==> flow/design.v <==
module neuron_intra_Nbits #(
    parameter N = 16,
    parameter N_INPUTS = 16,
    parameter LOG_N_INPUTS = 4  
) (
    input  wire                         clk,
    input  wire                         rst,
    input  wire                         en,
    input  wire signed [N*N_INPUTS-1:0] W,     
    input  wire signed [N*N_INPUTS-1:0] X_N,   
    output reg signed [         N-1:0] Out
);
  wire signed [2*N*N_INPUTS-1:0] prod;
  wire signed [         N-1:0] act_out;
  genvar i;
  generate
    for (i = 0; i < N_INPUTS; i = i + 1) begin : mults
      wire signed [N-1:0] Wi;
      wire signed [N-1:0] Xi;
      assign Wi = W[i*N+:N];
      assign Xi = X_N[i*N+:N];
      assign prod[i*2*N+:2*N] = Wi * Xi;
    end
  endgenerate
  genvar j, k;
  generate
    for (j = 0; j < LOG_N_INPUTS; j = j + 1) begin : ADDER_TREE
      wire signed [2*N*(N_INPUTS >> (j+1))-1:0] sum_stage;
      if(j == 0) begin
        for (k = 0; k < (N_INPUTS >> (j+1)); k = k + 1) begin : STAGE0
          assign sum_stage[2*k*N+:2*N] = prod[2*k*2*N+:2*N] + prod[(2*k+1)*2*N+:2*N];
        end
      end else begin
        for (k = 0; k < (N_INPUTS >> (j+1)); k = k + 1) begin : STAGEJ
          assign sum_stage[2*k*N+:2*N] = ADDER_TREE[j-1].sum_stage[2*k*2*N+:2*N] + ADDER_TREE[j-1].sum_stage[(2*k+1)*2*N+:2*N];
        end
      end
    end
    wire signed [2*N-1:0] sum_all;
    assign sum_all = ADDER_TREE[LOG_N_INPUTS-1].sum_stage;
  endgenerate
  reg signed [2*N-1:0] acc;
  always @(posedge clk or posedge rst) begin
    if (rst) begin
		acc <= 0;
		Out <= 0;
	 end
    else if (en) begin
		acc <= sum_all;
		Out <= act_out;
	 end
  end
  localparam signed [N-1:0] MAX_VAL = {1'b0, {(N-1){1'b1}}};  
  assign act_out = (acc < 0) ? 0 : (acc > MAX_VAL) ? MAX_VAL : acc;
endmodule
# Tool chain data of neuron_intra_Nbits
# The steps from the RTL of neuron_intra_Nbits to its reports follow in flow order.
# Lines are those of the file above, counted from 1.
# Operators carry their Yosys type and port widths (W data, S select, Z words).
# The mark -- stands for no value.
# setup
top	neuron_intra_Nbits
clock_port	clk
cell_library	sky130hd
corner	tt_025C_1v80

# Word level
# Source: Yosys, flattened and elaborated, memories not mapped. Widths are those after wreduce; folded enables and synchronous resets count as part of the registers. Registers that Yosys merges into a memory's read port (data or address) are not register bits. Print and check cells do not count. Equal cells are merged and count once.
# word_totals
inputBits	515
register_bits	48
word_cells	37
# classes
muxes	2
add_sub_neg	15
cmp	2
n_mul	16
# op_table
cell	n
$mul A16 B16 Y32	16
$add A32 B32 Y32	15
$lt A32 B1 Y1 const B	1
$gt A32 B16 Y1 const B	1
$mux W16	2

# Depth
# Longest topological path by Yosys (ltp), each cell counted once; first at word level (registers and memories cut), then after technology mapping (sequential cells cut; the memories' decode and read muxes count).
# depth
word_depth	5
ABC_AREA	0
mapped_depth	40

# Netlist
# Yosys stat after the flow's synthesis: flattened, memories mapped to cells. It holds for the ABC_AREA given above (unset counts as 0); a run with the other value may have another netlist.
# Totals and module areas in this step are rounded.
# by_type
type	n
sky130_fd_sc_hd__fa_1	5042
sky130_fd_sc_hd__inv_1	5257
sky130_fd_sc_hd__and2_1	1760
sky130_fd_sc_hd__ha_1	828
sky130_fd_sc_hd__nand2_1	2113
sky130_fd_sc_hd__clkbuf_1	509
sky130_fd_sc_hd__xnor2_1	207
sky130_fd_sc_hd__dfrtp_1	48
sky130_fd_sc_hd__nand2b_1	162
sky130_fd_sc_hd__nor2b_1	73
sky130_fd_sc_hd__xor2_1	34
sky130_fd_sc_hd__mux2_2	25
sky130_fd_sc_hd__nor2_1	48
sky130_fd_sc_hd__o31ai_1	18
sky130_fd_sc_hd__a21oi_1	23
sky130_fd_sc_hd__a21o_1	14
sky130_fd_sc_hd__o21ai_0	19
sky130_fd_sc_hd__buf_1	13
# Not listed: further types 23, cells in them 43.
# synth_totals
seq_area_um2	1200
flip_flops	48
synth_area_um2	158000
stdcells	16236

# Path before layout
# Path of least setup slack by OpenSTA after synthesis, without wires, with an ideal clock, recovery checks aside; 20% of the period is set as input and as output delay. Where synthesis merged equal registers, the netlist keeps one of their names.
# synth_path
path_type	input -> register
startpoint	input port W[63]
endpoint	register acc[31]
clock_period_ps	13500
n_path_buf	1
driving_pins	35
delay_ps	9988
launch_ps	2700
setup_slack_ps	812
arrival_ps	12563
required_ps	13375
period_less_setup_slack_ps	12688
# "delay_ps" is the arrival time less input delay plus setup time.
# "driving_pins" counts driving pins, that of a launching flip-flop among them; a cell with two outputs on the path counts twice.
# "period_less_setup_slack_ps" is the clock period less the worst setup slack; recovery checks do not enter. This is arithmetic on one report: input and output delays are still those of the set period (20% each).
# Between the ends stands the longest chain of elaborated cells between them, by number of cells; it is not shown to be the way that was timed. Of several equally long chains one is given.
# Each line given opens the expression or statement behind the cell; cells for indexed reads and writes are added by Yosys, which also makes memories of some case tables.
# synth_via
cell_sequence	sky130_fd_sc_hd__clkbuf_1 sky130_fd_sc_hd__nand2_1 sky130_fd_sc_hd__inv_1 sky130_fd_sc_hd__fa_1 sky130_fd_sc_hd__fa_1 sky130_fd_sc_hd__inv_1 sky130_fd_sc_hd__fa_1 sky130_fd_sc_hd__fa_1 sky130_fd_sc_hd__fa_1 sky130_fd_sc_hd__fa_1 sky130_fd_sc_hd__inv_1 sky130_fd_sc_hd__fa_1 sky130_fd_sc_hd__inv_1 sky130_fd_sc_hd__fa_1 sky130_fd_sc_hd__inv_1 sky130_fd_sc_hd__fa_1 sky130_fd_sc_hd__fa_1 sky130_fd_sc_hd__fa_1 sky130_fd_sc_hd__fa_1 sky130_fd_sc_hd__inv_1 sky130_fd_sc_hd__fa_1 sky130_fd_sc_hd__inv_1 sky130_fd_sc_hd__ha_1 sky130_fd_sc_hd__a21o_1 sky130_fd_sc_hd__a21o_1 sky130_fd_sc_hd__a21oi_1 sky130_fd_sc_hd__o21ai_0 sky130_fd_sc_hd__a211o_1 sky130_fd_sc_hd__a21oi_2 sky130_fd_sc_hd__o21ai_1 sky130_fd_sc_hd__a21oi_1 sky130_fd_sc_hd__o21ai_1 sky130_fd_sc_hd__a21oi_2 sky130_fd_sc_hd__xnor2_1 sky130_fd_sc_hd__mux2_2
elab_chain_len	5
cells_between	5
lines_between	3
cone_classes	add/sub: 4; mul: 1
# synth_rtl
element	line_no	text
from (decl)	9	input  wire signed [N*N_INPUTS-1:0] W,
$mul A16 B16 Y32	22	assign prod[i*2*N+:2*N] = Wi * Xi;
$add A32 B32 Y32	31	assign sum_stage[2*k*N+:2*N] = prod[2*k*2*N+:2*N] + prod[(2*k+1)*2*N+:2*N];
$add A32 B32 Y32 x3	35	assign sum_stage[2*k*N+:2*N] = ADDER_TREE[j-1].sum_stage[2*k*2*N+:2*N] + ADDER_TREE[j-1].sum_stage[(2*k+1)*2*N ...
to (assign)	45	acc <= 0;
to (assign)	49	acc <= sum_all;
to (decl)	42	reg signed [2*N-1:0] acc;

# Timing after layout
# From the final timing report of record 1: the path of least setup slack in the routed layout; clock arrival at registers is part of the times.
# The report prints the path's times to 10 ps; the period is as set.
# layout_path
path_type	input -> register
startpoint	input port W[63]
endpoint	register acc[31]
launch_ps	4500
required_ps	22740
arrival_ps	16680
n_path_buf	1
clock_period_ps	22500
driving_pins	35
setup_slack_ps	6060
# Between the ends stands the longest chain of elaborated cells between them, by number of cells; it is not shown to be the way that was timed. Of several equally long chains one is given.
# layout_via
cell_sequence	sky130_fd_sc_hd__clkdlybuf4s50_1 sky130_fd_sc_hd__nand2_1 sky130_fd_sc_hd__inv_1 sky130_fd_sc_hd__fa_1 sky130_fd_sc_hd__fa_1 sky130_fd_sc_hd__inv_1 sky130_fd_sc_hd__fa_1 sky130_fd_sc_hd__fa_1 sky130_fd_sc_hd__fa_1 sky130_fd_sc_hd__fa_1 sky130_fd_sc_hd__inv_1 sky130_fd_sc_hd__fa_1 sky130_fd_sc_hd__inv_1 sky130_fd_sc_hd__fa_1 sky130_fd_sc_hd__inv_1 sky130_fd_sc_hd__fa_1 sky130_fd_sc_hd__fa_1 sky130_fd_sc_hd__fa_1 sky130_fd_sc_hd__fa_1 sky130_fd_sc_hd__inv_1 sky130_fd_sc_hd__fa_1 sky130_fd_sc_hd__inv_1 sky130_fd_sc_hd__ha_1 sky130_fd_sc_hd__a21o_1 sky130_fd_sc_hd__a21o_1 sky130_fd_sc_hd__a21oi_1 sky130_fd_sc_hd__o21ai_0 sky130_fd_sc_hd__a211o_1 sky130_fd_sc_hd__a21oi_2 sky130_fd_sc_hd__o21ai_1 sky130_fd_sc_hd__a21oi_1 sky130_fd_sc_hd__o21ai_1 sky130_fd_sc_hd__a21oi_2 sky130_fd_sc_hd__xnor2_1 sky130_fd_sc_hd__mux2_2
elab_chain_len	5
cells_between	5
lines_between	3
cone_classes	add/sub: 4; mul: 1
# layout_rtl
element	line_no	text
from (decl)	9	input  wire signed [N*N_INPUTS-1:0] W,
$mul A16 B16 Y32	22	assign prod[i*2*N+:2*N] = Wi * Xi;
$add A32 B32 Y32	31	assign sum_stage[2*k*N+:2*N] = prod[2*k*2*N+:2*N] + prod[(2*k+1)*2*N+:2*N];
$add A32 B32 Y32 x3	35	assign sum_stage[2*k*N+:2*N] = ADDER_TREE[j-1].sum_stage[2*k*2*N+:2*N] + ADDER_TREE[j-1].sum_stage[(2*k+1)*2*N ...
to (assign)	45	acc <= 0;
to (assign)	49	acc <= sum_all;
to (decl)	42	reg signed [2*N-1:0] acc;

# Module neuron_intra_Nbits, platform sky130hd: 4 stored runs of the flow (Yosys, OpenROAD) with differing settings, in no particular order. Input and output delays are each 20% of the period that was set; the output load is 0.01 pF.
# "timing.achieved_period_ps" means the clock period less the worst setup slack. The figure is calculated, with input and output delays left at 20% of the set period.
# "worstPathTime_ps": the worst setup path's part of the clock period (all of it between registers, 20% less for each end at a port) less its slack. A launch clock that arrives late makes it longer, a capture clock that arrives late makes it shorter.
# "worstPathTime_ps" is given in steps of 10 ps.
# The measured numbers are rounded.
# Settings: - = not set for that run.
stored run	CAP_MARGIN	CELL_PAD_IN_SITES_DETAIL_PLACEMENT	CELL_PAD_IN_SITES_GLOBAL_PLACEMENT	CORE_UTILIZATION	GPL_ROUTABILITY_DRIVEN	HOLD_SLACK_MARGIN	MAX_ROUTING_LAYER	PLACE_DENSITY_LB_ADDON	SETUP_SLACK_MARGIN	period_ns	CORE_MARGIN	SLEW_MARGIN	CORE_ASPECT_RATIO	CTS_CLUSTER_DIAMETER	PLACE_DENSITY	total_die_area_um2	setup_ws_ps	utilization_frac	worstPathTime_ps	worstPathKind	final_setup_tns_ps	timing.achieved_period_ps	synth_chip_area_um2
record 1	10	0	1	24	1	-0.09	met4	0.01	1.87	22.5	2	20	-	-	-	665000	6060	0.265	11940	input -> register	0	16441	158000
record 2	0	-	-	50	0	-	-	-	-	15.8	9	20	1.97	339	0.58	338000	978	0.537	11660	input -> register	0	14822	158000
record 3	20	0	1	24	1	-	met5	0.01	1.87	22.5	2	20	-	-	-	665000	6030	0.265	11970	input -> register	0	16472	158000
record 4	20	-	-	40	-	-	met4	-	3.17	13.5	2	20	-	-	-	400000	1020	0.462	9780	input -> register	0	12475	158000
